==> flow/design.v <==
`timescale 1ns / 1ps
module sensory_neuron( clk, rst, d, th, start, y);
	input clk, rst, start;
	input [6:0] d, th;
	output reg y;
	reg [1:0] state, nextstate;
	reg [6:0] dReg, dNext;
	reg yHold;
	always@(posedge clk)
		if (rst)
		begin
			state <= 2'b00;
			dReg <= 7'b0;
			yHold <= 1'b0;
		end
		else
		begin
			state <= nextstate;
			dReg <= dNext;
			yHold <= y;
		end
	always@(*)
	begin
		dNext = dReg;
		y = yHold;
		case (state)
			2'b00: 
				begin
				dNext = 7'b0;
				nextstate = (start)? 2'b01: 2'b00;
				y = 1'b0;
				end
			2'b01:
				begin 
				dNext = d;
				nextstate = 2'b10;
				y = 1'b0;
				end
			2'b10:
				if( dReg == th)
					nextstate = 2'b11;
				else
					nextstate = 2'b00;
			2'b11:
				begin
				y = 1'b1;
				nextstate = 2'b00;
				end
		endcase
	end
endmodule 
`timescale 1ns / 1ps
module direction_ganglion(clk, rst, distance, start, dir, colrcode, flat);
	input clk, rst, start, dir;
	input [99:0] distance;
	output reg colrcode;
	output reg [6:0] flat;
	localparam [25:0] WAIT_LIMIT = 26'd7;
	reg [3:0] state, nextstate;
	reg [25:0] cnt, cntNext;
	reg [6:0] ascnt, ascntNext, dscnt, dscntNext; 
	reg [99:0] dReg, dRegNext, prevReg, prevRegNext;
	reg colrHold;
	reg [6:0] flatHold;
	always @(posedge clk)
	if (rst)
	begin
		state <= 4'b0000;
		cnt <= 26'b0;
		ascnt <= 7'b0;
		dscnt <= 7'b0;
		dReg <= 100'b0;
		prevReg <= 100'b0;
		colrHold <= 1'b0;
		flatHold <= 7'b0;
	end
	else
	begin
		colrHold <= colrcode;
		flatHold <= flat;
		state <= nextstate;
		cnt <= cntNext;
		ascnt <= ascntNext;
		dscnt <= dscntNext;
		dReg <= dRegNext;
		prevReg <= prevRegNext;
	end
	always @(*)
	begin
		cntNext = cnt;
		ascntNext = ascnt;
		dscntNext = dscnt;
		dRegNext = dReg;
		prevRegNext = prevReg;
		colrcode = colrHold;
		flat = flatHold;
		case(state)
			4'b0000:
			begin
				cntNext = 26'b0;
				ascntNext = 7'b0;
				dscntNext = 7'b0;
				dRegNext = 100'b0;
				prevRegNext = 100'b0;
				nextstate= (start)? 4'b0001:4'b0000; 
			end
			4'b0001:
			begin
				dRegNext = distance;
				nextstate = 4'b0010;
			end
			4'b0010:
			begin
				cntNext = cnt + 1;
				if(cnt < WAIT_LIMIT)
					nextstate = 4'b0010;
				else
					nextstate = 4'b0011;
			end
			4'b0011:
			begin
				prevRegNext = dReg;
				dRegNext = distance;
				cntNext = 26'b0;
				nextstate = 4'b0100;
			end
			4'b0100:
			begin
				if	(prevReg > dReg)
					nextstate = 4'b0101;
				else if (prevReg < dReg)
					nextstate = 4'b0110;
				else
					nextstate = 4'b0010;
			end
			4'b0101:
			begin
				dscntNext = dscnt + 1;
				nextstate = (start)? 4'b0010:4'b0111;
			end
			4'b0110:
			begin
				ascntNext = ascnt + 1;
				nextstate = (start)? 4'b0010:4'b0111;
			end
			4'b0111:
				nextstate = (dir)? 4'b1000:4'b1001;
			4'b1000:
			begin
				flat = ascnt;
				colrcode = 1'b1;
				nextstate = 4'b0000;
			end
			4'b1001:
			begin
				flat = dscnt;
				colrcode = 1'b0;
				nextstate = 4'b0000;
			end
			default: 
			begin
				nextstate = 4'b0000;
				cntNext = 26'b0;
				ascntNext = 7'b0;
				dscntNext = 7'b0;
				dRegNext = 100'b0;
				prevRegNext = 100'b0;
				flat = 7'b0;
				colrcode = 1'b0;
			end
		endcase
	end
endmodule
`timescale 1ns / 1ps
module inter_neuron(clk, rst, flat, th, mode, shape_code, wAddr, wE);
	input clk, rst, mode;
	input [6:0] th, flat;
	output reg wE;
	output reg [11:0] shape_code;
	output reg [4:0] wAddr;
	reg [4:0] state, nextstate, wAddrNext;
	reg [6:0] fReg, fRegNext;
	reg [11:0] shape_codeNext;
	reg wEHold;
	always @(posedge clk)
	if (rst)
	begin
		state <= 5'b00000;
		fReg <= 7'b0;
		wAddr <= 5'b0;
		shape_code <= 12'b0;
		wEHold <= 1'b0;
	end
	else
	begin
		wEHold <= wE;
		state <= nextstate;
		fReg <= fRegNext;
		wAddr <= wAddrNext;
		shape_code <= shape_codeNext;
	end
	always @(*)
	begin
		fRegNext = fReg;
		wAddrNext = wAddr;
		shape_codeNext = shape_code;
		wE = wEHold;
		case(state)
		5'b00000:
		begin
			fRegNext = 7'b0;
			nextstate = (mode)? 5'b00000:5'b00001;
			wE = 1'b0;
		end
		5'b00001:
		begin
			fRegNext = flat;
			nextstate = 5'b00010;
			wE = 1'b0;
		end
		5'b00010:
			if (fReg == th)
				nextstate = 5'b00011;
			else
				nextstate = 5'b00000;
		5'b00011:
			case(th)
				7'b1100100: nextstate = 5'b00100;
				7'b1011111: nextstate = 5'b00101;
				7'b1011010: nextstate = 5'b00110;
				7'b1010101: nextstate = 5'b00111;
				7'b1010000: nextstate = 5'b01000;
				7'b1001011: nextstate = 5'b01001;
				7'b1000110: nextstate = 5'b01010;
				7'b1000001: nextstate = 5'b01011;
				7'b0111100: nextstate = 5'b01100;
				7'b0110111: nextstate = 5'b01101;
				7'b0110010: nextstate = 5'b01110;
				7'b0101101: nextstate = 5'b01111;
				7'b0101000: nextstate = 5'b10000;
				7'b0100011: nextstate = 5'b10001;
				7'b0011110: nextstate = 5'b10010;
				7'b0011001: nextstate = 5'b10011;
				7'b0010100: nextstate = 5'b10100;
				7'b0001111: nextstate = 5'b10101;
				7'b0001010: nextstate = 5'b10110;
				7'b0000101: nextstate = 5'b10111;
				default: nextstate = 5'b00011;
			endcase
		5'b00100:
		begin
			shape_codeNext = {fReg, 5'b00000};
			wAddrNext = 5'b00000;
			wE = 1'b1;
			nextstate = 5'b00011;
		end
		5'b00101:
		begin
			shape_codeNext = {fReg, 5'b00001};
			wAddrNext = 5'b00001;
			wE = 1'b1;
			nextstate = 5'b00011;
		end
		5'b00110:
		begin
			shape_codeNext = {fReg, 5'b00010};
			wAddrNext = 5'b00010;
			wE = 1'b1;
			nextstate = 5'b00011;
		end
		5'b00111:
		begin
			shape_codeNext = {fReg, 5'b00011};
			wAddrNext = 5'b00011;
			wE = 1'b1;
			nextstate = 5'b00011;
		end
		5'b01000:
		begin
			shape_codeNext = {fReg, 5'b00100};
			wAddrNext = 5'b00100;
			wE = 1'b1;
			nextstate = 5'b00011;
		end
		5'b01001:
		begin
			shape_codeNext = {fReg, 5'b00101};
			wAddrNext = 5'b00101;
			wE = 1'b1;
			nextstate = 5'b00011;
		end
		5'b01010:
		begin
			shape_codeNext = {fReg, 5'b00110};
			wAddrNext = 5'b00110;
			wE = 1'b1;
			nextstate = 5'b00011;
		end
		5'b01011:
		begin
			shape_codeNext = {fReg, 5'b00111};
			wAddrNext = 5'b00111;
			wE = 1'b1;
			nextstate = 5'b00011;
		end
		5'b01100:
		begin
			shape_codeNext = {fReg, 5'b01000};
			wAddrNext = 5'b01000;
			wE = 1'b1;
			nextstate = 5'b00011;
		end
		5'b01101:
		begin
			shape_codeNext = {fReg, 5'b01001};
			wAddrNext = 5'b01001;
			wE = 1'b1;
			nextstate = 5'b00011;
		end
		5'b01110:
		begin
			shape_codeNext = {fReg, 5'b01010};
			wAddrNext = 5'b01010;
			wE = 1'b1;
			nextstate = 5'b00011;
		end
		5'b01111:
		begin
			shape_codeNext = {fReg, 5'b01011};
			wAddrNext = 5'b01011;
			wE = 1'b1;
			nextstate = 5'b00011;
		end
		5'b10000:
		begin
			shape_codeNext = {fReg, 5'b01100};
			wAddrNext = 5'b01100;
			wE = 1'b1;
			nextstate = 5'b00011;
		end
		5'b10001:
		begin
			shape_codeNext = {fReg, 5'b01101};
			wAddrNext = 5'b01101;
			wE = 1'b1;
			nextstate = 5'b00011;
		end
		5'b10010:
		begin
			shape_codeNext = {fReg, 5'b01110};
			wAddrNext = 5'b01110;
			wE = 1'b1;
			nextstate = 5'b00011;
		end
		5'b10011:
		begin
			shape_codeNext = {fReg, 5'b01111};
			wAddrNext = 5'b01111;
			wE = 1'b1;
			nextstate = 5'b00011;
		end
		5'b10100:
		begin
			shape_codeNext = {fReg, 5'b10000};
			wAddrNext = 5'b10000;
			wE = 1'b1;
			nextstate = 5'b00011;
		end
		5'b10101:
		begin
			shape_codeNext = {fReg, 5'b10001};
			wAddrNext = 5'b10001;
			wE = 1'b1;
			nextstate = 5'b00011;
		end
		5'b10110:
		begin
			shape_codeNext = {fReg, 5'b10010};
			wAddrNext = 5'b10010;
			wE = 1'b1;
			nextstate = 5'b00011;
		end
		5'b10111:
		begin
			shape_codeNext = {fReg, 5'b10011};
			wAddrNext = 5'b10011;
			wE = 1'b1;
			nextstate = 5'b00011;
		end
		default: 
		begin
			nextstate = 5'b00000;
			shape_codeNext = shape_code;
			wAddrNext = wAddr;
			wE = 1'b0;
			fRegNext = fReg;
		end
	endcase
	end
endmodule
`timescale 1ns / 1ps
module memory_neuron(clk, rst, WE1, WE2, WE3, WE4, WE5, 
							WE6, WE7, WE8, WE9, WE10, WE11, 
							WE12, WE13, WE14, WE15, WE16, WE17, 
							WE18, WE19, WE20, wAddr1, wAddr2, wAddr3, 
							wAddr4, wAddr5, wAddr6, wAddr7, wAddr8, 
							wAddr9, wAddr10, wAddr11, wAddr12, wAddr13, 
							wAddr14, wAddr15, wAddr16, wAddr17, wAddr18, 
							wAddr19, wAddr20, wData1, wData2, wData3, wData4, 
							wData5, wData6, wData7, wData8, wData9, wData10, 
							wData11, wData12, wData13, wData14, wData15, wData16, 
							wData17, wData18, wData19, wData20, rAddr1, rAddr2, 
							rData1, rData2);
	input clk, rst, WE1, WE2, WE3, WE4, WE5, 
			WE6, WE7, WE8, WE9, WE10, WE11, 
			WE12, WE13, WE14, WE15, WE16, WE17, 
			WE18, WE19, WE20;
	input [4:0] wAddr1, wAddr2, wAddr3, wAddr4, wAddr5, 
					wAddr6, wAddr7, wAddr8, wAddr9, wAddr10, 
					wAddr11, wAddr12, wAddr13, wAddr14, wAddr15, 
					wAddr16, wAddr17, wAddr18, wAddr19, wAddr20, 
					rAddr1, rAddr2;
	input [11:0] wData1, wData2, wData3, wData4, wData5, wData6, 
					 wData7, wData8, wData9, wData10, wData11, wData12, 
					 wData13, wData14, wData15, wData16, wData17, wData18, 
					 wData19, wData20;
	output [11:0] rData1, rData2;
	reg [11:0] mem[31:0];
	integer i;
	always@(posedge clk)
		if(rst)
			for (i = 0; i < 32; i = i + 1)
				mem[i] <= 12'b0;
		else if(WE1)
			mem[wAddr1] <= wData1;
		else if(WE2)
			mem[wAddr2] <= wData2;
		else if(WE3)
			mem[wAddr3] <= wData3;
		else if(WE4)
			mem[wAddr4] <= wData4;
		else if(WE5)
			mem[wAddr5] <= wData5;
		else if(WE6)
			mem[wAddr6] <= wData6;
		else if(WE7)
			mem[wAddr7] <= wData7;
		else if(WE8)
			mem[wAddr8] <= wData8;
		else if(WE9)
			mem[wAddr9] <= wData9;
		else if(WE10)
			mem[wAddr10] <= wData10;
		else if(WE11)
			mem[wAddr11] <= wData11;
		else if(WE12)
			mem[wAddr12] <= wData12;
		else if(WE13)
			mem[wAddr13] <= wData13;
		else if(WE14)
			mem[wAddr14] <= wData14;
		else if(WE15)
			mem[wAddr15] <= wData15;
		else if(WE16)
			mem[wAddr16] <= wData16;
		else if(WE17)
			mem[wAddr17] <= wData17;
		else if(WE18)
			mem[wAddr18] <= wData18;
		else if(WE19)
			mem[wAddr19] <= wData19;
		else if(WE20)
			mem[wAddr20] <= wData20;
		else 
			mem[wAddr20 + 1] <= wData1;
	assign rData1 = mem[rAddr1];
	assign rData2 = mem[rAddr2];
endmodule
`timescale 1ns / 1ps
module intelligent_stimuli_comparison_unit(clk, rst, E, asc, dsc, mode, read1, read2, colr1, colr2, colr, oe, dot_m, r_Addr1, r_Addr2);
	input clk, rst, E, mode, colr1, colr2;
	input [6:0] asc, dsc;
	input [11:0] read1, read2;
	output reg colr, oe;
	output reg [4:0] dot_m, r_Addr1, r_Addr2;
	reg [4:0] state, nextstate,  r_Addr1Next,  r_Addr2Next;
	reg [7:0] ascReg, ascRegNext, dscReg, dscRegNext, 
				 remReg1, remReg1Next, remReg2, remReg2Next;
	reg [27:0] cnt, cntNext;
	reg colrHold, oeHold;
	reg [4:0] dot_mHold;
	localparam [27:0] HOLD_LIMIT = 28'd5;
	always @(posedge clk)
	if (rst)
	begin
		state <= 5'b00000;
		ascReg <= 8'b0;
		dscReg <= 8'b0;
		remReg1 <= 8'b0;
		remReg2 <= 8'b0;
		cnt <= 28'b0;
		r_Addr1 <= 5'b0;
		r_Addr2 <= 5'b0;
		colrHold <= 1'b0;
		oeHold <= 1'b0;
		dot_mHold <= 5'b0;
	end
	else
	begin
		colrHold <= colr;
		oeHold <= oe;
		dot_mHold <= dot_m;
		state <= nextstate;
		ascReg <= ascRegNext;
		dscReg <= dscRegNext;
		remReg1 <= remReg1Next;
		remReg2 <= remReg2Next;
		cnt <= cntNext;
		r_Addr1 <= r_Addr1Next;
		r_Addr2 <= r_Addr2Next;
	end
	always @(*)
	begin
		nextstate = state;
		ascRegNext = ascReg;
		dscRegNext = dscReg;
		remReg1Next = remReg1;
		remReg2Next = remReg2;
		cntNext = cnt;
		r_Addr1Next = r_Addr1;
		r_Addr2Next = r_Addr2;
		colr = colrHold;
		oe = oeHold;
		dot_m = dot_mHold;
		case(state)
			5'b00000:
			begin
				ascRegNext = 8'b0;
				dscRegNext = 8'b0;
				cntNext = 28'b0;
				remReg1Next = 8'b0;
				remReg2Next = 8'b0;
				nextstate = (mode)? 5'b00001: 5'b00000;
			end
			5'b00001:
			begin
				ascRegNext = {1'b0, asc[6:0]};  
				dscRegNext = {1'b0, dsc[6:0]};
				nextstate = (E)? 5'b00010:5'b00011;
			end
			5'b00010:
			begin
				r_Addr1Next = 5'b0;
				r_Addr2Next = 5'b0;
				nextstate = 5'b00100;
			end
			5'b00011:
			begin
				r_Addr1Next = 5'b10100;
				r_Addr2Next = 5'b10100;
				nextstate = 5'b10001;
			end
			5'b00100:
			begin
				remReg1Next = ascReg - {1'b0, read1[11:5]};
				remReg2Next = dscReg - {1'b0, read2[11:5]};
				if ( !(r_Addr1 < 5'b10100) && !(r_Addr2 < 5'b10100))
					nextstate = 5'b00000;
				else if ( !(r_Addr1 < 5'b10100) && (r_Addr2 < 5'b10100))
					nextstate = 5'b01011;
				else if (r_Addr1 < 5'b10100)
					nextstate = 5'b00101;
				else
				 nextstate = 5'b00100;
			end
			5'b00101:
			if (remReg1[7] == 1)
				nextstate = 5'b00110;
			else if (remReg1 == 8'b00000000)
				nextstate = 5'b01000;
			else if (remReg1 > 8'b00000000)
				nextstate = 5'b01001;
			else
				nextstate = 5'b00101;
			5'b00110:
			begin
				r_Addr1Next = r_Addr1 + 1;
				nextstate = 5'b00111;
			end
			5'b00111:
			if (r_Addr1 < 5'b10100)
				nextstate = 5'b00101;
			else if (!(r_Addr1 < 5'b10100))
				nextstate = 5'b01011;
			else
				nextstate = 5'b00111;
			5'b01000:
			begin
				colr = colr1;
				dot_m = read1[4:0];
				cntNext = cnt + 1;
				oe = 1'b1;
				if (cnt < HOLD_LIMIT)
					nextstate = 5'b01000;
				else if (!(cnt < HOLD_LIMIT))
					nextstate = 5'b01010;
			end
			5'b01001:
			begin
				ascRegNext = remReg1;
				nextstate = 5'b00010;
			end
			5'b01010:
			begin
				oe = 1'b0;
				cntNext = 28'b0;
				if (r_Addr1 < 5'b10100)
					nextstate = 5'b00101;
				else if (!(r_Addr1 < 5'b10100))
					nextstate = 5'b01011;
				else 
					nextstate = 5'b01010;
			end
			5'b01011:
			if (remReg2[7] == 1)
				nextstate = 5'b01100;
			else if (remReg2 == 8'b00000000)
				nextstate = 5'b01110;
			else if (remReg2 > 8'b00000000)
				nextstate = 5'b01111;
			else
				nextstate = 5'b01011;
			5'b01100:
			begin
				r_Addr2Next = r_Addr2 + 1;
				nextstate = 5'b01101;
			end
			5'b01101:
			if (r_Addr2 < 5'b10100)
				nextstate = 5'b01011;
			else if (!(r_Addr2 < 5'b10100))
				nextstate = 5'b00000;
			else
				nextstate = 5'b01101;
			5'b01110:
			begin
				colr = colr2;
				dot_m = read2[4:0];
				cntNext = cnt + 1;
				oe = 1'b1;
				if (cnt < HOLD_LIMIT)
					nextstate = 5'b01110;
				else if (!(cnt < HOLD_LIMIT))
					nextstate = 5'b10000;
				else
					nextstate = 5'b01110;
			end
			5'b01111:
			begin
				dscRegNext = remReg2;
				r_Addr2Next = 5'b00000;
				nextstate = 5'b00100;
			end
			5'b10000:
			begin
				oe = 1'b0;
				cntNext = 28'b0;
				if (r_Addr2 < 5'b10100)
					nextstate = 5'b01011;
				else if (!(r_Addr2 < 5'b10100))
					nextstate = 5'b00000;
				else
					nextstate = 5'b10000;
			end
			5'b10001:
			begin
				remReg1Next = ascReg - {1'b0, read1[11:5]};
				remReg2Next = dscReg - {1'b0, read2[11:5]};
				cntNext = 28'b0;
				oe = 1'b0;
				if ((r_Addr1 == 5'b00000) && (r_Addr2 == 5'b00000))
					nextstate = 5'b00000;
				else if ((r_Addr1 == 5'b00000) && !(r_Addr2 == 5'b00000))
					nextstate = 5'b10110;
				else if ( !(r_Addr1 == 5'b00000))
					nextstate = 5'b10010;
				else
					nextstate = 5'b10001;
			end
			5'b10010:
			if (remReg1[7] > 8'b00000000)
				nextstate = 5'b10100;
			else if (remReg1 == 8'b00000000)
				nextstate = 5'b10011;
			else
				nextstate = 5'b10010;
			5'b10011:
			begin
				colr = colr1;
				dot_m = read1[4:0];
				oe = 1'b1;
				cntNext = cnt + 1;
				if (cnt < HOLD_LIMIT)
					nextstate = 5'b10011;
				else if (!(cnt < HOLD_LIMIT))
					nextstate = 5'b10110;
				else
					nextstate = 5'b10011;
			end
			5'b10100:
			begin
				colr = colr1;
				dot_m = read1[4:0];
				oe = 1'b1;
				r_Addr1Next = r_Addr1 - 1;
				ascRegNext = remReg1;
				nextstate = 5'b10101;
			end
			5'b10101:
			begin
				cntNext = cnt + 1;
				if (cnt < HOLD_LIMIT)
					nextstate = 5'b10101;
				else if ( !(cnt < HOLD_LIMIT) && r_Addr1 != 8'b00000000)
					nextstate = 5'b10001;
				else if ( cnt < HOLD_LIMIT && r_Addr1 == 8'b00000000)
					nextstate = 5'b10110;
			end
			5'b10110:
			begin
				cntNext = 28'b0;
				oe = 1'b0;
				if (remReg2 == 8'b00000000)
					nextstate = 5'b11000;
				else if (remReg2 > 8'b00000000)
					nextstate = 5'b10111;
				else 
					nextstate = 5'b10110;
			end
			5'b10111:
			begin
				colr = colr2;
				dot_m = read2[4:0];
				oe = 1'b1;
				r_Addr2Next = r_Addr2 - 1;
				dscRegNext = remReg2;
				nextstate = 5'b10101;
			end
			5'b11000:
			begin
				colr = colr2;
				dot_m = read2[4:0];
				oe = 1'b1;
				cntNext = cnt + 1;
				if (cnt < HOLD_LIMIT)
					nextstate = 5'b11000;
				else if (!(cnt < HOLD_LIMIT))
					nextstate = 5'b00000;
				else
					nextstate = 5'b11000;
			end
			5'b11001:
			begin
				cntNext = cnt + 1;
				if (cnt < HOLD_LIMIT)
					nextstate = 5'b11001;
				else if ( !(cnt < HOLD_LIMIT) && r_Addr2 == 8'b00000000)
					nextstate = 5'b00000;
				else if ( !(cnt < HOLD_LIMIT) && r_Addr2 != 8'b00000000)
					nextstate = 5'b10110;
				else
					nextstate = 5'b11001;
			end
			default:
			begin
				ascRegNext = 8'b0;
				dscRegNext = 8'b0;
				cntNext = 28'b0;
				remReg1Next = 8'b0;
				remReg2Next = 8'b0;
				r_Addr1Next = 5'b0;
				r_Addr2Next = 5'b0;
				colr = 1'b0;
				dot_m = 5'b0;
				oe = 1'b0;
			end
		endcase
	end
endmodule
`timescale 1ns / 1ps
module brain_m(clk, rst, distance, mode, start, E, color, OE, shape);
	input clk, rst, mode, start, E;
	input [6:0] distance;
	output color, OE;
	output [4:0] shape;
	wire [99:0] W1;
	wire W2, W3, W8, W13, W14, 
		  W15, W16, W17, W18, W19, 
		  W20, W21, W22, W23, W24, 
		  W25, W26, W27, W28, W29, 
		  W30, W31;
	wire [6:0] W4, W5;
	wire [11:0] W6, W51, W52, W53, 
					W54, W55, W56, W57, 
					W58, W59, W60, W61, 
					W62, W63, W64, W65, 
					W66, W67, W68, W69, 
					W11, W12;
	wire [4:0] W7, W32, W33, W34, W35, 
				  W36, W37, W38, W39, W40, 
				  W41, W42, W43, W44, W45, 
				  W46, W47, W48, W49, W50, 
				  W9, W10;
	sensory_neuron s1(clk, rst, distance, 7'b0000010, start, W1[0]);
	sensory_neuron s2(clk, rst, distance, 7'b0000011, start, W1[1]);
	sensory_neuron s3(clk, rst, distance, 7'b0000100, start, W1[2]);
	sensory_neuron s4(clk, rst, distance, 7'b0000101, start, W1[3]);
	sensory_neuron s5(clk, rst, distance, 7'b0000110, start, W1[4]);
	sensory_neuron s6(clk, rst, distance, 7'b0000111, start, W1[5]);
	sensory_neuron s7(clk, rst, distance, 7'b0001000, start, W1[6]);
	sensory_neuron s8(clk, rst, distance, 7'b0001001, start, W1[7]);
	sensory_neuron s9(clk, rst, distance, 7'b0001010, start, W1[8]);
	sensory_neuron s10(clk, rst, distance, 7'b0001011, start, W1[9]);
	sensory_neuron s11(clk, rst, distance, 7'b0001100, start, W1[10]);
	sensory_neuron s12(clk, rst, distance, 7'b0001101, start, W1[11]);
	sensory_neuron s13(clk, rst, distance, 7'b0001110, start, W1[12]);
	sensory_neuron s14(clk, rst, distance, 7'b0001111, start, W1[13]);
	sensory_neuron s15(clk, rst, distance, 7'b0010000, start, W1[14]);
	sensory_neuron s16(clk, rst, distance, 7'b0010001, start, W1[15]);
	sensory_neuron s17(clk, rst, distance, 7'b0010010, start, W1[16]);
	sensory_neuron s18(clk, rst, distance, 7'b0010011, start, W1[17]);
	sensory_neuron s19(clk, rst, distance, 7'b0010100, start, W1[18]);
	sensory_neuron s20(clk, rst, distance, 7'b0010101, start, W1[19]);
	sensory_neuron s21(clk, rst, distance, 7'b0010110, start, W1[20]);
	sensory_neuron s22(clk, rst, distance, 7'b0010111, start, W1[21]);
	sensory_neuron s23(clk, rst, distance, 7'b0011000, start, W1[22]);
	sensory_neuron s24(clk, rst, distance, 7'b0011001, start, W1[23]);
	sensory_neuron s25(clk, rst, distance, 7'b0011010, start, W1[24]);
	sensory_neuron s26(clk, rst, distance, 7'b0011011, start, W1[25]);
	sensory_neuron s27(clk, rst, distance, 7'b0011100, start, W1[26]);
	sensory_neuron s28(clk, rst, distance, 7'b0011101, start, W1[27]);
	sensory_neuron s29(clk, rst, distance, 7'b0011110, start, W1[28]);
	sensory_neuron s30(clk, rst, distance, 7'b0011111, start, W1[29]);
	sensory_neuron s31(clk, rst, distance, 7'b0100000, start, W1[30]);
	sensory_neuron s32(clk, rst, distance, 7'b0100001, start, W1[31]);
	sensory_neuron s33(clk, rst, distance, 7'b0100010, start, W1[32]);
	sensory_neuron s34(clk, rst, distance, 7'b0100011, start, W1[33]);
	sensory_neuron s35(clk, rst, distance, 7'b0100100, start, W1[34]);
	sensory_neuron s36(clk, rst, distance, 7'b0100101, start, W1[35]);
	sensory_neuron s37(clk, rst, distance, 7'b0100110, start, W1[36]);
	sensory_neuron s38(clk, rst, distance, 7'b0100111, start, W1[37]);
	sensory_neuron s39(clk, rst, distance, 7'b0101000, start, W1[38]);
	sensory_neuron s40(clk, rst, distance, 7'b0101001, start, W1[39]);
	sensory_neuron s41(clk, rst, distance, 7'b0101010, start, W1[40]);
	sensory_neuron s42(clk, rst, distance, 7'b0101011, start, W1[41]);
	sensory_neuron s43(clk, rst, distance, 7'b0101100, start, W1[42]);
	sensory_neuron s44(clk, rst, distance, 7'b0101101, start, W1[43]);
	sensory_neuron s45(clk, rst, distance, 7'b0101110, start, W1[44]);
	sensory_neuron s46(clk, rst, distance, 7'b0101111, start, W1[45]);
	sensory_neuron s47(clk, rst, distance, 7'b0110000, start, W1[46]);
	sensory_neuron s48(clk, rst, distance, 7'b0110001, start, W1[47]);
	sensory_neuron s49(clk, rst, distance, 7'b0110010, start, W1[48]);
	sensory_neuron s50(clk, rst, distance, 7'b0110011, start, W1[49]);
	sensory_neuron s51(clk, rst, distance, 7'b0110100, start, W1[50]);
	sensory_neuron s52(clk, rst, distance, 7'b0110101, start, W1[51]);
	sensory_neuron s53(clk, rst, distance, 7'b0110110, start, W1[52]);
	sensory_neuron s54(clk, rst, distance, 7'b0110111, start, W1[53]);
	sensory_neuron s55(clk, rst, distance, 7'b0111000, start, W1[54]);
	sensory_neuron s56(clk, rst, distance, 7'b0111001, start, W1[55]);
	sensory_neuron s57(clk, rst, distance, 7'b0111010, start, W1[56]);
	sensory_neuron s58(clk, rst, distance, 7'b0111011, start, W1[57]);
	sensory_neuron s59(clk, rst, distance, 7'b0111100, start, W1[58]);
	sensory_neuron s60(clk, rst, distance, 7'b0111101, start, W1[59]);
	sensory_neuron s61(clk, rst, distance, 7'b0111110, start, W1[60]);
	sensory_neuron s62(clk, rst, distance, 7'b0111111, start, W1[61]);
	sensory_neuron s63(clk, rst, distance, 7'b1000000, start, W1[62]);
	sensory_neuron s64(clk, rst, distance, 7'b1000001, start, W1[63]);
	sensory_neuron s65(clk, rst, distance, 7'b1000010, start, W1[64]);
	sensory_neuron s66(clk, rst, distance, 7'b1000011, start, W1[65]);
	sensory_neuron s67(clk, rst, distance, 7'b1000100, start, W1[66]);
	sensory_neuron s68(clk, rst, distance, 7'b1000101, start, W1[67]);
	sensory_neuron s69(clk, rst, distance, 7'b1000110, start, W1[68]);
	sensory_neuron s70(clk, rst, distance, 7'b1000111, start, W1[69]);
	sensory_neuron s71(clk, rst, distance, 7'b1001000, start, W1[70]);
	sensory_neuron s72(clk, rst, distance, 7'b1001001, start, W1[71]);
	sensory_neuron s73(clk, rst, distance, 7'b1001010, start, W1[72]);
	sensory_neuron s74(clk, rst, distance, 7'b1001011, start, W1[73]);
	sensory_neuron s75(clk, rst, distance, 7'b1001100, start, W1[74]);
	sensory_neuron s76(clk, rst, distance, 7'b1001101, start, W1[75]);
	sensory_neuron s77(clk, rst, distance, 7'b1001110, start, W1[76]);
	sensory_neuron s78(clk, rst, distance, 7'b1001111, start, W1[77]);
	sensory_neuron s79(clk, rst, distance, 7'b1010000, start, W1[78]);
	sensory_neuron s80(clk, rst, distance, 7'b1010001, start, W1[79]);
	sensory_neuron s81(clk, rst, distance, 7'b1010010, start, W1[80]);
	sensory_neuron s82(clk, rst, distance, 7'b1010011, start, W1[81]);
	sensory_neuron s83(clk, rst, distance, 7'b1010100, start, W1[82]);
	sensory_neuron s84(clk, rst, distance, 7'b1010101, start, W1[83]);
	sensory_neuron s85(clk, rst, distance, 7'b1010110, start, W1[84]);
	sensory_neuron s86(clk, rst, distance, 7'b1010111, start, W1[85]);
	sensory_neuron s87(clk, rst, distance, 7'b1011000, start, W1[86]);
	sensory_neuron s88(clk, rst, distance, 7'b1011001, start, W1[87]);
	sensory_neuron s89(clk, rst, distance, 7'b1011010, start, W1[88]);
	sensory_neuron s90(clk, rst, distance, 7'b1011011, start, W1[89]);
	sensory_neuron s91(clk, rst, distance, 7'b1011100, start, W1[90]);
	sensory_neuron s92(clk, rst, distance, 7'b1011101, start, W1[91]);
	sensory_neuron s93(clk, rst, distance, 7'b1011110, start, W1[92]);
	sensory_neuron s94(clk, rst, distance, 7'b1011111, start, W1[93]);
	sensory_neuron s95(clk, rst, distance, 7'b1100000, start, W1[94]);
	sensory_neuron s96(clk, rst, distance, 7'b1100001, start, W1[95]);
	sensory_neuron s97(clk, rst, distance, 7'b1100010, start, W1[96]);
	sensory_neuron s98(clk, rst, distance, 7'b1100011, start, W1[97]);
	sensory_neuron s99(clk, rst, distance, 7'b1100100, start, W1[98]);
	sensory_neuron s100(clk, rst, distance, 7'b1100101, start, W1[99]);
	direction_ganglion d1(clk, rst, W1, start, 1'b1, W2, W4);
	direction_ganglion d2(clk, rst, W1, start, 1'b0, W3, W5);
	inter_neuron in1(clk, rst, W5, 7'b1100100, mode, W6, W7, W8);
	inter_neuron in2(clk, rst, W5, 7'b1011111, mode, W51, W32, W13);
	inter_neuron in3(clk, rst, W5, 7'b1011010, mode, W52, W33, W14);
	inter_neuron in4(clk, rst, W5, 7'b1010101, mode, W53, W34, W15);
	inter_neuron in5(clk, rst, W5, 7'b1010000, mode, W54, W35, W16);
	inter_neuron in6(clk, rst, W5, 7'b1001011, mode, W55, W36, W17);
	inter_neuron in7(clk, rst, W5, 7'b1000110, mode, W56, W37, W18);
	inter_neuron in8(clk, rst, W5, 7'b1000001, mode, W57, W38, W19);
	inter_neuron in9(clk, rst, W5, 7'b0111100, mode, W58, W39, W20);
	inter_neuron in10(clk, rst, W5, 7'b0110111, mode, W59, W40, W21);
	inter_neuron in11(clk, rst, W5, 7'b0110010, mode, W60, W41, W22);
	inter_neuron in12(clk, rst, W5, 7'b0101101, mode, W61, W42, W23);
	inter_neuron in13(clk, rst, W5, 7'b0101000, mode, W62, W43, W24);
	inter_neuron in14(clk, rst, W5, 7'b0100011, mode, W63, W44, W25);
	inter_neuron in15(clk, rst, W5, 7'b0011110, mode, W64, W45, W26);
	inter_neuron in16(clk, rst, W5, 7'b0011001, mode, W65, W46, W27);
	inter_neuron in17(clk, rst, W5, 7'b0010100, mode, W66, W47, W28);
	inter_neuron in18(clk, rst, W5, 7'b0001111, mode, W67, W48, W29);
	inter_neuron in19(clk, rst, W5, 7'b0001010, mode, W68, W49, W30);
	inter_neuron in20(clk, rst, W5, 7'b0000101, mode, W69, W50, W31);
	memory_neuron m(clk, rst, W8, W13, W14, W15, W16, W17, W18, W19, 
						W20, W21, W22, W23, W24, W25, W26, W27, W28, 
						W29, W30, W31, W7, W32, W33, W34, W35, W36, 
						W37, W38, W39, W40, W41, W42, W43, W44, W45, 
						W46, W47, W48, W49, W50, W6, W51, W52, W53, 
						W54, W55, W56, W57, W58, W59, W60, W61, W62, 
						W63, W64, W65, W66, W67, W68, W69, W9, W10, 
						W11, W12);
	intelligent_stimuli_comparison_unit iscu(clk, rst, E, W4, W5, mode, W11, W12, W2, W3, color, OE, shape, W9, W10);
endmodule
==> reports on brain_m <==
From RTL to reports: brain_m --
Tool output for the design above before and after an edit, in the order of the flow. Lines under "unedited" count in the file above, lines under "edited" in the edited file. "change" is "edited" less "unedited", of the values as shown; "rel. change" is that difference over "unedited", in percent. Operators carry their Yosys type and port widths (W data, S select, Z words). Cell names lack the library's common part. The mark -- stands for no value.
Set-up: design top brain_m, clock clk, standard-cell library sky130hd, timing corner tt_025C_1v80

The edit --
Unified diff, file above to edited file. The edit is scripted: it alters the design's behaviour and was not made to optimise anything.
begin of diff
@@ -129,5 +129,5 @@
 				if	(prevReg > dReg)
 					nextstate = 4'b0101;
-				else if (prevReg < dReg)
+				else if (prevReg >= dReg)
 					nextstate = 4'b0110;
 				else
end of diff

Word level --
Counts by Yosys on the flattened word-level netlist (proc, flatten, opt, wreduce; memories kept). Print and check cells are left out. Memory sizes are those after Yosys's memory passes, which may raise the word count (mostly to a power of two), join words into wider ones and drop unused or constant bits.
Bit counts:
- bits in registers | unedited 2186, edited 2186, change 0, rel. change 0.00%
- bits in latches | unedited 0, edited 0, change 0
- RAM bits | unedited 384, edited 384, change 0, rel. change 0.00%
- memory bits (read-only) | unedited 0, edited 0, change 0
- output and inout bits | unedited 7, edited 7, change 0, rel. change 0.00%
- word-level cells | unedited 3261, edited 3261, change 0, rel. change 0.00%
- input port bits | unedited 12, edited 12, change 0, rel. change 0.00%
- memory cells | unedited 1, edited 1, change 0, rel. change 0.00%
Operators by class:
- divide/modulo/power cells | unedited 0, edited 0, change 0
- order comparisons | unedited 12, edited 12, change 0, rel. change 0.00%
- bitwise gates (word level) | unedited 0, edited 0, change 0
- equal/unequal tests | unedited 924, edited 924, change 0, rel. change 0.00%
- $add $sub $neg | unedited 14, edited 14, change 0, rel. change 0.00%
- shift operators | unedited 0, edited 0, change 0
- reductions and logical operators | unedited 478, edited 478, change 0, rel. change 0.00%
- muxes and demuxes | unedited 1405, edited 1405, change 0, rel. change 0.00%
- multiply operators | unedited 0, edited 0, change 0
Operator list:
- $lt A100 B100 Y1 | unedited 2, edited 0, change -2, rel. change -100.00%
- $ge A100 B100 Y1 | unedited 0, edited 2, change +2
- $mux W5 | unedited 292, edited 292, change 0, rel. change 0.00%
- $mux W1 | unedited 282, edited 282, change 0, rel. change 0.00%
- $mux W12 | unedited 271, edited 271, change 0, rel. change 0.00%
- $reduce_or A2 Y1 | unedited 231, edited 231, change 0, rel. change 0.00%
- $eq A2 B2 Y1 const B | unedited 200, edited 200, change 0, rel. change 0.00%
- $eq A5 B5 Y1 const B | unedited 170, edited 170, change 0, rel. change 0.00%
- $eq A5 B4 Y1 const B | unedited 168, edited 168, change 0, rel. change 0.00%
- $pmux W7 S2 | unedited 124, edited 124, change 0, rel. change 0.00%
- $mux W2 | unedited 122, edited 122, change 0, rel. change 0.00%
- $pmux W1 S3 | unedited 101, edited 101, change 0, rel. change 0.00%
- $eq A2 B1 Y1 const B | unedited 100, edited 100, change 0, rel. change 0.00%
- $logic_not A2 Y1 | unedited 100, edited 100, change 0, rel. change 0.00%
- $pmux W2 S4 | unedited 100, edited 100, change 0, rel. change 0.00%
- $eq A5 B3 Y1 const B | unedited 84, edited 84, change 0, rel. change 0.00%
- $eq A7 B7 Y1 const B | unedited 46, edited 46, change 0, rel. change 0.00%
- $eq A5 B2 Y1 const B | unedited 42, edited 42, change 0, rel. change 0.00%
- $eq A7 B6 Y1 const B | unedited 38, edited 38, change 0, rel. change 0.00%
- $logic_not A5 Y1 | unedited 23, edited 23, change 0, rel. change 0.00%
- $pmux W1 S2 | unedited 23, edited 23, change 0, rel. change 0.00%
- $eq A5 B1 Y1 const B | unedited 21, edited 21, change 0, rel. change 0.00%
- $reduce_or A20 Y1 | unedited 21, edited 21, change 0, rel. change 0.00%
- $pmux W12 S20 | unedited 20, edited 20, change 0, rel. change 0.00%
- $pmux W5 S20 | unedited 20, edited 20, change 0, rel. change 0.00%
- $pmux W5 S5 | unedited 20, edited 20, change 0, rel. change 0.00%
- $reduce_bool A2 Y1 | unedited 20, edited 20, change 0, rel. change 0.00%
- $reduce_bool A20 Y1 | unedited 20, edited 20, change 0, rel. change 0.00%
The list need not be complete.

Longest topological paths --
Yosys ltp: most cells in a row. Word level: on the elaborated netlist, between registers, memories and ports. Mapped: between sequential cells and ports; inverters and the memories' decode and read muxes count.
Depth:
- depth after elaboration | unedited 27, edited 27, change 0, rel. change 0.00%
- ABC_AREA | unedited 0, edited 0
- gate-level depth with buffers | unedited 18, edited 18, change 0, rel. change 0.00%
- depth with buffers taken out | unedited 15, edited 15, change 0, rel. change 0.00%

Synthesis result --
Yosys stat after the flow's synthesis: flattened, memories mapped to cells. It holds for the ABC_AREA given above (unset counts as 0); a run with the other value may have another netlist.
Cells by type:
- nor2_1 | unedited 1189, edited 968, change -221, rel. change -18.59%
- a21oi_1 | unedited 1467, edited 1554, change +87, rel. change +5.93%
- nand2_1 | unedited 303, edited 247, change -56, rel. change -18.48%
- nand3_1 | unedited 792, edited 826, change +34, rel. change +4.29%
- a21o_1 | unedited 80, edited 113, change +33, rel. change +41.25%
- buf_1 | unedited 226, edited 253, change +27, rel. change +11.95%
- nand2b_1 | unedited 12, edited 33, change +21, rel. change +175.00%
- clkbuf_1 | unedited 631, edited 611, change -20, rel. change -3.17%
- nor2b_1 | unedited 261, edited 277, change +16, rel. change +6.13%
- and2_1 | unedited 152, edited 136, change -16, rel. change -10.53%
- clkbuf_2 | unedited 16, edited 0, change -16, rel. change -100.00%
- o21a_1 | unedited 35, edited 21, change -14, rel. change -40.00%
- inv_1 | unedited 296, edited 286, change -10, rel. change -3.38%
- nand4_1 | unedited 102, edited 112, change +10, rel. change +9.80%
- a22oi_1 | unedited 20, edited 29, change +9, rel. change +45.00%
- and4_1 | unedited 15, edited 6, change -9, rel. change -60.00%
- a22o_1 | unedited 151, edited 159, change +8, rel. change +5.30%
- xnor2_1 | unedited 23, edited 31, change +8, rel. change +34.78%
The list need not be complete.
Synthesis totals:
- mapped area (µm²) | unedited 106208.1, edited 106020.4, change -187.7, rel. change -0.18%
- buffers | unedited 907, edited 907, change 0, rel. change 0.00%
- cells in the netlist | unedited 10918, edited 10783, change -135, rel. change -1.24%
- flip-flop cells | unedited 2616, edited 2616, change 0, rel. change 0.00%
The figures by module come from a second, unflattened synthesis with its own total; it is not the netlist above.
Second synthesis, totals:
- cells (unflattened synthesis) | unedited 15596, edited 15424, change -172, rel. change -1.10%
- area (unflattened synthesis) (µm²) | unedited 142603.0, edited 141884.8, change -718.2, rel. change -0.50%
Each row is one instance without its submodules.
By module, unedited:
- sensory_neuron | cells 55, times used 100, area 490.5 µm², sequential area 240.2 µm²
- inter_neuron | cells 224, times used 20, area 2011.9 µm², sequential area 880.8 µm²
- direction_ganglion | cells 1534, times used 2, area 12099.1 µm², sequential area 5165.0 µm²
- memory_neuron | cells 1915, times used 1, area 23787.8 µm², sequential area 11531.1 µm²
- intelligent_stimuli_comparison_unit | cells 631, times used 1, area 5323.9 µm², sequential area 2062.0 µm²
- brain_m | cells 2, times used 1, area 7.5 µm², sequential area 0.0 µm²
By module, edited:
- sensory_neuron | cells 55, times used 100, area 490.5 µm², sequential area 240.2 µm²
- inter_neuron | cells 224, times used 20, area 2011.9 µm², sequential area 880.8 µm²
- memory_neuron | cells 1915, times used 1, area 23787.8 µm², sequential area 11531.1 µm²
- direction_ganglion | cells 1448, times used 2, area 11740.0 µm², sequential area 5165.0 µm²
- intelligent_stimuli_comparison_unit | cells 631, times used 1, area 5323.9 µm², sequential area 2062.0 µm²
- brain_m | cells 2, times used 1, area 7.5 µm², sequential area 0.0 µm²

Timing after synthesis --
Source: OpenSTA report_checks on the synthesized netlist (no wires, ideal clock, input and output delay 20% of the period each), path of least setup slack; recovery checks are left aside. Register names are those of the netlist, which keeps one name where synthesis merged equal registers.
Timing path after synthesis:
- path type | unedited input -> register, edited input -> register
- start point | unedited input rst, edited input rst
- end point | unedited memory m.mem[19][0], edited memory m.mem[0][0]
- data arrival time (ns) | unedited 4.404, edited 4.267, change -0.137, rel. change -3.11%
- data required time (ns) | unedited 9.650, edited 9.627, change -0.023, rel. change -0.24%
- clock period (ns) | unedited 10.0, edited 10.0, change 0.0, rel. change 0.00%
- library setup time (ns) | unedited 0.350, edited 0.373, change +0.023
- stages on the path | unedited 12, edited 10, change -2, rel. change -16.67%
- slack (ns) | unedited 5.245, edited 5.360, change +0.115
- delay of the path (ns) | unedited 2.754, edited 2.640, change -0.114, rel. change -4.14%
- synthesis period reached (ns) | unedited 4.755, edited 4.64, change -0.115, rel. change -2.42%
"delay of the path" = arrival - input delay + setup time. "stages on the path" counts driving pins, that of a launching flip-flop among them; a cell with two outputs on the path counts twice. "synthesis period reached" is the clock period less the worst setup slack; recovery checks do not enter. This is arithmetic on one report: input and output delays are still those of the set period (20% each). The rows between start and end are the longest chain of elaborated cells between them; the timing report does not say that the signal goes this way. Where chains are equally long, one stands for them. A line is the first line of the expression or statement that the cell stems from. Yosys adds cells for indexed reads and writes and turns some case tables into memories. unedited: Only ways into the end's enable, where the timed path ends, are counted here.
On the way, after synthesis, unedited: cells stage by stage nor2_1 and4_1 nand4_4 or4_1 buf_2 o2111a_1 o21ai_2 a21o_1 buf_6 o2111ai_2 buf_6 nand2_1, cells in the longest elaborated chain 22
RTL lines, path after synthesis, unedited:
- start, declared | RTL line 792 | input clk, rst, mode, start, E;
- $mux W1 | RTL line 431 | if(rst)
- $reduce_or A12 Y1
- $mux W5 x20
- end, declared | RTL line 428 | reg [11:0] mem[31:0];
edited: Only ways into the end's enable, where the timed path ends, are counted here.
On the way, after synthesis, edited: cells stage by stage nor2_2 and4_1 buf_2 nand3_1 nor4_1 nor4_1 o31a_1 o21a_2 o21ai_2 nand3_1, cells in the longest elaborated chain 22
RTL lines, path after synthesis, edited:
- start, declared | RTL line 792 | input clk, rst, mode, start, E;
- $mux W1 | RTL line 431 | if(rst)
- $reduce_or A12 Y1
- $mux W5 x20
- end, declared | RTL line 428 | reg [11:0] mem[31:0];

Path in the finished layout --
Path of least setup slack in the final report of the runs of pair 1 (OpenROAD, finished layout, wires in). Where an end is a register, its clock arrival counts in the times.
Timing path after layout:
- path type | unedited register -> output, edited register -> output
- start point | unedited register (no name shown), edited register (no name shown)
- end point | unedited output shape[0], edited output shape[3]
- stages on the path | unedited 7, edited 7, change 0, rel. change 0.00%
- slack (ns) | unedited 3.38, edited 3.55, change +0.17
- data required time (ns) | unedited 8.00, edited 8.00, change 0.00, rel. change 0.00%
- data arrival time (ns) | unedited 4.62, edited 4.45, change -0.17, rel. change -3.68%
- external output delay (ns) | unedited 2.00, edited 2.00, change 0.00, rel. change 0.00%
- clock period (ns) | unedited 10.0, edited 10.0, change 0.0, rel. change 0.00%
On the way, after layout, unedited: cells stage by stage dfxtp_4 buf_4 mux4_2 mux4_2 mux2i_1 o221ai_1 clkdlybuf4s50_1
RTL lines, path after layout, unedited:
- end, declared | RTL line 795 | output [4:0] shape;
unedited: No chain of elaborated cells between the ends is given.
On the way, after layout, edited: cells stage by stage dfxtp_4 buf_4 mux4_2 mux4_2 mux2i_1 o221ai_1 clkdlybuf4s50_1
RTL lines, path after layout, edited:
- end, declared | RTL line 795 | output [4:0] shape;
edited: No chain of elaborated cells between the ends is given.

Flow runs --
Both versions went through the flow (Yosys, OpenROAD) with the same settings in each pair. Constraints: input delay and output delay 20% of the set period each, output load 0.01 pF.
Flow settings, pair 1: CORE_UTILIZATION 40, PLACE_DENSITY 0.6, period_ns 10.0, CAP_MARGIN 20, CORE_MARGIN 2, SLEW_MARGIN 20
Measured results, pair 1:
- utilization (%) | unedited 44.8, edited 44.7, change -0.1
- achieved clock period (ns) | unedited 6.617, edited 6.448, change -0.169, rel. change -2.55%
- power consumption (mW) | unedited 23.408, edited 22.822, change -0.586, rel. change -2.50%
- worst setup slack after layout (ns) | unedited 3.383, edited 3.552, change +0.169
- Yosys chip area after synthesis (µm²) | unedited 106208.1, edited 106020.4, change -187.7, rel. change -0.18%
- std-cell area (final layout) (µm²) | unedited 118659.0, edited 118126.0, change -533.0, rel. change -0.45%
- total die area (µm²) | unedited 269657.0, edited 269185.0, change -472.0, rel. change -0.18%
Flow settings, pair 2: ABC_AREA 1, CORE_ASPECT_RATIO 1.27, CORE_UTILIZATION 31, CTS_CLUSTER_DIAMETER 163, GPL_ROUTABILITY_DRIVEN 0, PLACE_DENSITY_LB_ADDON 0.21, SETUP_SLACK_MARGIN 1.57, period_ns 7.75, CAP_MARGIN 20, CORE_MARGIN 2, SLEW_MARGIN 20
Measured results, pair 2:
- utilization (%) | unedited 35.0, edited 35.2, change +0.2
- achieved clock period (ns) | unedited 5.897, edited 6.004, change +0.107, rel. change +1.81%
- power consumption (mW) | unedited 30.160, edited 30.454, change +0.294, rel. change +0.97%
- worst setup slack after layout (ns) | unedited 1.853, edited 1.746, change -0.107
- Yosys chip area after synthesis (µm²) | unedited 107292.9, edited 107155.3, change -137.6, rel. change -0.13%
- std-cell area (final layout) (µm²) | unedited 120846.0, edited 121094.0, change +248.0, rel. change +0.21%
- total die area (µm²) | unedited 350863.0, edited 350417.0, change -446.0, rel. change -0.13%
By "achieved clock period" is meant the clock period of the run minus its worst setup slack. This is arithmetic on one report: input and output delays are still those of the set period (20% each). "power consumption" is the tool's figure for a default switching activity; nothing was simulated.
